==> flow/design.v <==
`timescale 1ns / 1ps
module Multiplier_25 (
    input  wire               clk,
    input  wire signed [24:0] a,
    input  wire signed [24:0] b,
    output wire signed [49:0] p
);
reg signed [24:0] a_r, b_r;
reg signed [49:0] p_1, p_2, p_3;
always @(posedge clk) begin
    a_r <= a;
    b_r <= b;
    p_1 <= a_r * b_r;
    p_2 <= p_1;
    p_3 <= p_2;
end
assign p = p_3;
endmodule
`timescale 1ns / 1ps
module Power_Spec_Cal(
           input wire clk,
           input wire rst,
           input wire dv,
           input wire [9:0] xk_index,
           input wire [24:0] fft_data_out_re,
           input wire [24:0] fft_data_out_im,
           output reg [49:0] Power_Spec,		 
           output reg data_valid,				 
           output reg dv_FFT					 
       );
reg signed [24:0] fftout_re_d;
reg signed [24:0] fftout_im_d;
wire signed [49:0] re_square;
wire signed [49:0] im_square;
reg [0:2] dv_reg;
always @(posedge clk or posedge rst)
begin : PipelineRegister_process
    if (rst == 1'b1) begin
        fftout_re_d <= 25'sb0;
        fftout_im_d <= 25'sb0;
    end
    else begin
        fftout_re_d <= fft_data_out_re;
        fftout_im_d <= fft_data_out_im;
    end
end
Multiplier_25 Multiplier_RE (
                  .clk(clk),  
                  .a(fftout_re_d),  
                  .b(fftout_re_d),  
                  .p(re_square)  
              );
Multiplier_25 Multiplier_IM (
                  .clk(clk),  
                  .a(fftout_im_d),  
                  .b(fftout_im_d),  
                  .p(im_square)  
              );
always @(posedge clk or posedge rst)
begin
    if(rst == 1)
        Power_Spec <= 0;
    else
        Power_Spec <= re_square + im_square;
end
always @(posedge clk or posedge rst)
begin
    if(rst == 1)
        data_valid <= 0;
    else
        data_valid <= dv_reg[1];
end
always @(posedge clk or posedge rst)
begin
    if(rst == 1)
    begin
        dv_reg[0] <= 0;
        dv_reg[1] <= 0;
        dv_reg[2] <= 0;
    end
    else
    begin
        dv_reg[0] <= (dv & xk_index[9]);	 
        dv_reg[1] <= dv_reg[0];
        dv_reg[2] <= dv_reg[1];
    end
end
always @(posedge clk or posedge rst)
begin
    if(rst == 1)
    begin
        dv_FFT <= 0;
    end
    else
    begin
        dv_FFT <= dv;
    end
end
endmodule
Step by step through the tools: Power_Spec_Cal
What the tools print for Power_Spec_Cal, step after step.
Line numbers count from 1 in the design file above.
Operators carry their Yosys type and port widths (W data, S select, Z words).
The mark n/a stands for no value.
- top: Power_Spec_Cal
- clock: clk
- cell library: sky130hd
- library corner: tt_025C_1v80

Word level
Yosys after proc, flatten, opt, wreduce and memory -nomap, before mapping. Enables and synchronous resets that opt folds into registers are not counted as muxes. Memory bits, and registers merged into a memory's read port (data or address), are not among the register bits. Print and check cells are not counted. Equal cells are merged and count once.
- register bits: 455
- bits in latches: 0
- noted memory bits (writable): 0
- noted memory bits (read-only): 0
- clocked read ports x word width: 0
- memory cells: 0
- input port bits: 63
- noted output and inout port bits: 52
- word-level cells at 18
- $add $sub $neg: 1
- $mul: 2
- div/mod/pow operators at 0
- noted $lt $le $gt $ge: 0
- noted eq/ne operators: 0
- shifts and indexed selects at 0
- noted mux-type cells: 0
- bitwise operators at 1
- reductions and logical operators: 0
- operators with widths (kind ; number):
    $mul A25 B25 Y50 ; 2
    $add A50 B50 Y50 ; 1
    $and A1 B1 Y1 ; 1

Depth
Longest topological path by Yosys (ltp), each cell counted once; first at word level (registers and memories cut), then after technology mapping (sequential cells cut; the memories' decode and read muxes count).
- noted depth in word-level cells: 1
- ABC_AREA at 0
- depth in mapped cells: 28
- gate-level depth less buffers: 27

Netlist
The flow's flattened synthesis, as Yosys stat reports it; memories are mapped. The netlist is that of the ABC_AREA named above (0 if unset); the other value can give another one.
Totals and module areas in this step are rounded.
- cells by type (cell ; number ; area in all (sq um)):
    sky130_fd_sc_hd__fa_1 ; 1213 ; 2.43E+04
    sky130_fd_sc_hd__dfxtp_1 ; 344 ; 6.89E+03
    sky130_fd_sc_hd__inv_1 ; 1404 ; 5.27E+03
    sky130_fd_sc_hd__ha_1 ; 353 ; 4.42E+03
    sky130_fd_sc_hd__dfrtp_1 ; 104 ; 2.6E+03
    sky130_fd_sc_hd__nand2_1 ; 401 ; 1.51E+03
    sky130_fd_sc_hd__and2_1 ; 237 ; 1.48E+03
    sky130_fd_sc_hd__xnor2_1 ; 115 ; 1.01E+03
    sky130_fd_sc_hd__a21o_1 ; 88 ; 660.634
    sky130_fd_sc_hd__a21oi_1 ; 104 ; 520.499
    sky130_fd_sc_hd__nor2_1 ; 128 ; 480.461
    sky130_fd_sc_hd__xor2_1 ; 54 ; 472.954
    sky130_fd_sc_hd__clkbuf_1 ; 123 ; 461.693
    sky130_fd_sc_hd__nor2b_1 ; 46 ; 287.776
    sky130_fd_sc_hd__o21ai_0 ; 39 ; 195.187
    sky130_fd_sc_hd__nand2b_1 ; 23 ; 143.888
    sky130_fd_sc_hd__o21ai_1 ; 26 ; 130.125
    sky130_fd_sc_hd__nand3_1 ; 25 ; 125.12
Not listed: further types 65, cells in them 186.
- noted mapped cells: 5013
- noted synthesis area: 52500 sq um
- area of sequential cells at 9490 sq um
- noted flip-flops: 448
- buffer cells at 124
By module: a second synthesis without flattening, with its own total; a netlist apart from the flattened one above.
- cells (unflattened synthesis): 5889
- area (unflattened synthesis) at 59300 sq um
Rows give one instance, submodules left out.
- modules (module ; times used ; cells ; area (sq um) ; seq. area (sq um)):
    Multiplier_25 ; 2 ; 2714 ; 27100 ; 4000
    Power_Spec_Cal ; 1 ; 461 ; 5200 ; 2600

Timing after synthesis
OpenSTA on the mapped netlist: ideal clock, no wires. The path of least setup slack (recovery checks aside). Input and output delay are each 20% of the period. Register names are those of the netlist, which keeps one name where synthesis merged equal registers.
- path kind: reg-to-reg
- start point: register Multiplier_IM.a_r[24]
- end point: register Multiplier_IM.p_1[47]
- period at 8000 ps
- library setup time: 136 ps
- time at the first pin: 0 ps
- arrival time: 6941 ps
- data required time: 7864 ps
- noted path slack: 923 ps
- path delay at 7077 ps
- stages at 26
- buffers on the path: 3
- synthesis period reached at 7077 ps
"path delay" is the arrival time less input delay plus setup time.
"stages": output pins that drive a net of the path, with the launching flip-flop's if there is one; two outputs of one cell count as two.
"synthesis period reached" = period - worst setup slack (recovery checks aside). The figure is calculated, with input and output delays left at 20% of the set period.
The rows between start and end are the longest chain of elaborated cells between them; the timing report does not say that the signal goes this way. Where chains are equally long, one stands for them.
Each line given opens the expression or statement behind the cell; cells for indexed reads and writes are added by Yosys, which also makes memories of some case tables.
- cell sequence: sky130_fd_sc_hd__dfxtp_1 > sky130_fd_sc_hd__clkbuf_1 > sky130_fd_sc_hd__clkbuf_1 > sky130_fd_sc_hd__nand2_1 > sky130_fd_sc_hd__inv_1 > sky130_fd_sc_hd__fa_1 > sky130_fd_sc_hd__fa_1 > sky130_fd_sc_hd__inv_1 > sky130_fd_sc_hd__fa_1 > sky130_fd_sc_hd__inv_1 > sky130_fd_sc_hd__fa_1 > sky130_fd_sc_hd__fa_1 > sky130_fd_sc_hd__fa_1 > sky130_fd_sc_hd__fa_1 > sky130_fd_sc_hd__ha_1 > sky130_fd_sc_hd__clkbuf_1 > sky130_fd_sc_hd__a21o_1 > sky130_fd_sc_hd__a21o_1 > sky130_fd_sc_hd__a21oi_1 > sky130_fd_sc_hd__nor2b_1 > sky130_fd_sc_hd__o21a_1 > sky130_fd_sc_hd__o21ai_1 > sky130_fd_sc_hd__nand2b_1 > sky130_fd_sc_hd__a21oi_1 > sky130_fd_sc_hd__o41ai_1 > sky130_fd_sc_hd__xor2_1
- cells in the longest elaborated chain: 1
- elaborated cells between the ends (all ways): 1
- source lines of those cells at 1
- classes of those cells: 1 x mul
- ends and longest elaborated chain, post-synthesis (item ; RTL line ; source):
    start, declared ; 8 ; reg signed [24:0] a_r, b_r;
    start, assigned ; 11 ; a_r <= a;
    $mul A25 B25 Y50 ; 13 ; p_1 <= a_r * b_r;
    end, assigned ; 13 ;
    end, declared ; 9 ; reg signed [49:0] p_1, p_2, p_3;

Worst path after layout
From the final timing report of job 2: the path of least setup slack in the routed layout; clock arrival at registers is part of the times.
The report prints the path's times to 10 ps; the period is as set.
- path kind: reg-to-reg
- start point: register Multiplier_RE.a_r[6]
- end point: register Multiplier_RE.p_1[47]
- period at 7690 ps
- library setup time: 110 ps
- time at the first pin: 700 ps
- arrival time: 7970 ps
- data required time: 8240 ps
- noted path slack: 270 ps
- stages at 29
- buffers on the path: 4
The rows between start and end are the longest chain of elaborated cells between them; the timing report does not say that the signal goes this way. Where chains are equally long, one stands for them.
- cell sequence: sky130_fd_sc_hd__dfxtp_1 > sky130_fd_sc_hd__buf_4 > sky130_fd_sc_hd__and2_1 > sky130_fd_sc_hd__fa_1 > sky130_fd_sc_hd__fa_1 > sky130_fd_sc_hd__inv_1 > sky130_fd_sc_hd__fa_1 > sky130_fd_sc_hd__inv_1 > sky130_fd_sc_hd__fa_1 > sky130_fd_sc_hd__inv_1 > sky130_fd_sc_hd__fa_1 > sky130_fd_sc_hd__inv_1 > sky130_fd_sc_hd__fa_1 > sky130_fd_sc_hd__inv_1 > sky130_fd_sc_hd__fa_1 > sky130_fd_sc_hd__inv_1 > sky130_fd_sc_hd__ha_1 > sky130_fd_sc_hd__a21o_1 > sky130_fd_sc_hd__a21o_1 > sky130_fd_sc_hd__a21oi_1 > sky130_fd_sc_hd__o21ai_1 > sky130_fd_sc_hd__o211ai_1 > sky130_fd_sc_hd__buf_4 > sky130_fd_sc_hd__o21ai_1 > sky130_fd_sc_hd__buf_4 > sky130_fd_sc_hd__a211oi_4 > sky130_fd_sc_hd__o21ai_1 > sky130_fd_sc_hd__buf_4 > sky130_fd_sc_hd__a211o_1
- cells in the longest elaborated chain: 1
- elaborated cells between the ends (all ways): 1
- source lines of those cells at 1
- classes of those cells: 1 x mul
- ends and longest elaborated chain, post-layout (item ; RTL line ; source):
    start, declared ; 8 ; reg signed [24:0] a_r, b_r;
    start, assigned ; 11 ; a_r <= a;
    $mul A25 B25 Y50 ; 13 ; p_1 <= a_r * b_r;
    end, assigned ; 13 ;
    end, declared ; 9 ; reg signed [49:0] p_1, p_2, p_3;

Add stored flow runs of Power_Spec_Cal

Module Power_Spec_Cal, platform sky130hd: 3 stored runs of the flow (Yosys, OpenROAD) with differing settings, in no particular order. Input and output delays are each 20% of the period that was set; the output load is 0.01 pF.
Results are given in rounded form.

Job 1

==> flow/run.sh <==
#!/bin/bash
# the make line also repeats the synthesis and layout settings of config.mk as NAME=value (left out here)
make -C /OpenROAD-flow-scripts/flow DESIGN_CONFIG=/design/flow/config.mk WORK_HOME=/design/flow/orfs CLKGATE_MAP_FILE= finish
==> flow/config.mk <==
export PLATFORM = sky130hd
export DESIGN_NAME = Power_Spec_Cal
export DESIGN_NICKNAME = Power_Spec_Cal
export VERILOG_FILES = /design/flow/design.v
export SDC_FILE = /design/flow/constraint.sdc
export NUM_CORES = 4
export LEC_CHECK = 0
export ABC_AREA = 1
export CAP_MARGIN = 10
export CELL_PAD_IN_SITES_DETAIL_PLACEMENT = 2
export CELL_PAD_IN_SITES_GLOBAL_PLACEMENT = 3
export CORE_ASPECT_RATIO = 0.53
export CORE_MARGIN = 6
export CORE_UTILIZATION = 69
export CTS_CLUSTER_DIAMETER = 285
export CTS_CLUSTER_SIZE = 27
export GPL_ROUTABILITY_DRIVEN = 0
export GPL_TIMING_DRIVEN = 0
export MAX_ROUTING_LAYER = met5
export MIN_ROUTING_LAYER = met2
export PLACE_DENSITY = 0.42
export SETUP_SLACK_MARGIN = 3.29
export SLEW_MARGIN = 35
export TNS_END_PERCENT = 30
==> flow/constraint.sdc <==
create_clock -name core_clock -period 11.1 [get_ports {clk}]
set_input_delay 2.2200 -clock core_clock [delete_from_list [all_inputs] [get_ports {clk}]]
set_output_delay 2.2200 -clock core_clock [all_outputs]
set_load 0.01 [all_outputs]

Job 1: did not finish, placement stopped with GPL-0301.

Job 2

==> flow/run.sh <==
#!/bin/bash
# the make line also repeats the synthesis and layout settings of config.mk as NAME=value (left out here)
make -C /OpenROAD-flow-scripts/flow DESIGN_CONFIG=/design/flow/config.mk WORK_HOME=/design/flow/orfs CLKGATE_MAP_FILE= finish
==> flow/config.mk <==
export PLATFORM = sky130hd
export DESIGN_NAME = Power_Spec_Cal
export DESIGN_NICKNAME = Power_Spec_Cal
export VERILOG_FILES = /design/flow/design.v
export SDC_FILE = /design/flow/constraint.sdc
export NUM_CORES = 4
export LEC_CHECK = 0
export CAP_MARGIN = 20
export CORE_MARGIN = 2
export CORE_UTILIZATION = 17
export PLACE_DENSITY = 0.6
export SLEW_MARGIN = 20
==> flow/constraint.sdc <==
create_clock -name core_clock -period 7.69 [get_ports {clk}]
set_input_delay 1.5380 -clock core_clock [delete_from_list [all_inputs] [get_ports {clk}]]
set_output_delay 1.5380 -clock core_clock [all_outputs]
set_load 0.01 [all_outputs]

Measured in job 2:
- noted the chip area after synthesis (Yosys): 52500 sq um
- noted the die footprint: 313000 sq um
- noted the standard-cell area after layout: 62400 sq um
- post-route utilization at 20.2 %
- noted the setup slack of the worst path: 273 ps
- final setup TNS: 0 ps

Job 3

==> flow/run.sh <==
#!/bin/bash
# the make line also repeats the synthesis and layout settings of config.mk as NAME=value (left out here)
make -C /OpenROAD-flow-scripts/flow DESIGN_CONFIG=/design/flow/config.mk WORK_HOME=/design/flow/orfs CLKGATE_MAP_FILE= finish
==> flow/config.mk <==
export PLATFORM = sky130hd
export DESIGN_NAME = Power_Spec_Cal
export DESIGN_NICKNAME = Power_Spec_Cal
export VERILOG_FILES = /design/flow/design.v
export SDC_FILE = /design/flow/constraint.sdc
export NUM_CORES = 4
export LEC_CHECK = 0
export ABC_AREA = 0
export CAP_MARGIN = 5
export CELL_PAD_IN_SITES_DETAIL_PLACEMENT = 1
export CELL_PAD_IN_SITES_GLOBAL_PLACEMENT = 3
export CORE_ASPECT_RATIO = 1.86
export CORE_MARGIN = 10
export CORE_UTILIZATION = 40
export CTS_CLUSTER_DIAMETER = 315
export GPL_TIMING_DRIVEN = 0
export MAX_ROUTING_LAYER = met5
export SETUP_SLACK_MARGIN = 0.78
export SLEW_MARGIN = 25
==> flow/constraint.sdc <==
create_clock -name core_clock -period 8.0 [get_ports {clk}]
set_input_delay 1.6000 -clock core_clock [delete_from_list [all_inputs] [get_ports {clk}]]
set_output_delay 1.6000 -clock core_clock [all_outputs]
set_load 0.01 [all_outputs]

Measured in job 3:
- noted the chip area after synthesis (Yosys): 52500 sq um
- noted the die footprint: 147000 sq um
- noted the standard-cell area after layout: 61900 sq um
- post-route utilization at 47.4 %
- noted the setup slack of the worst path: 862 ps
- final setup TNS: 0 ps
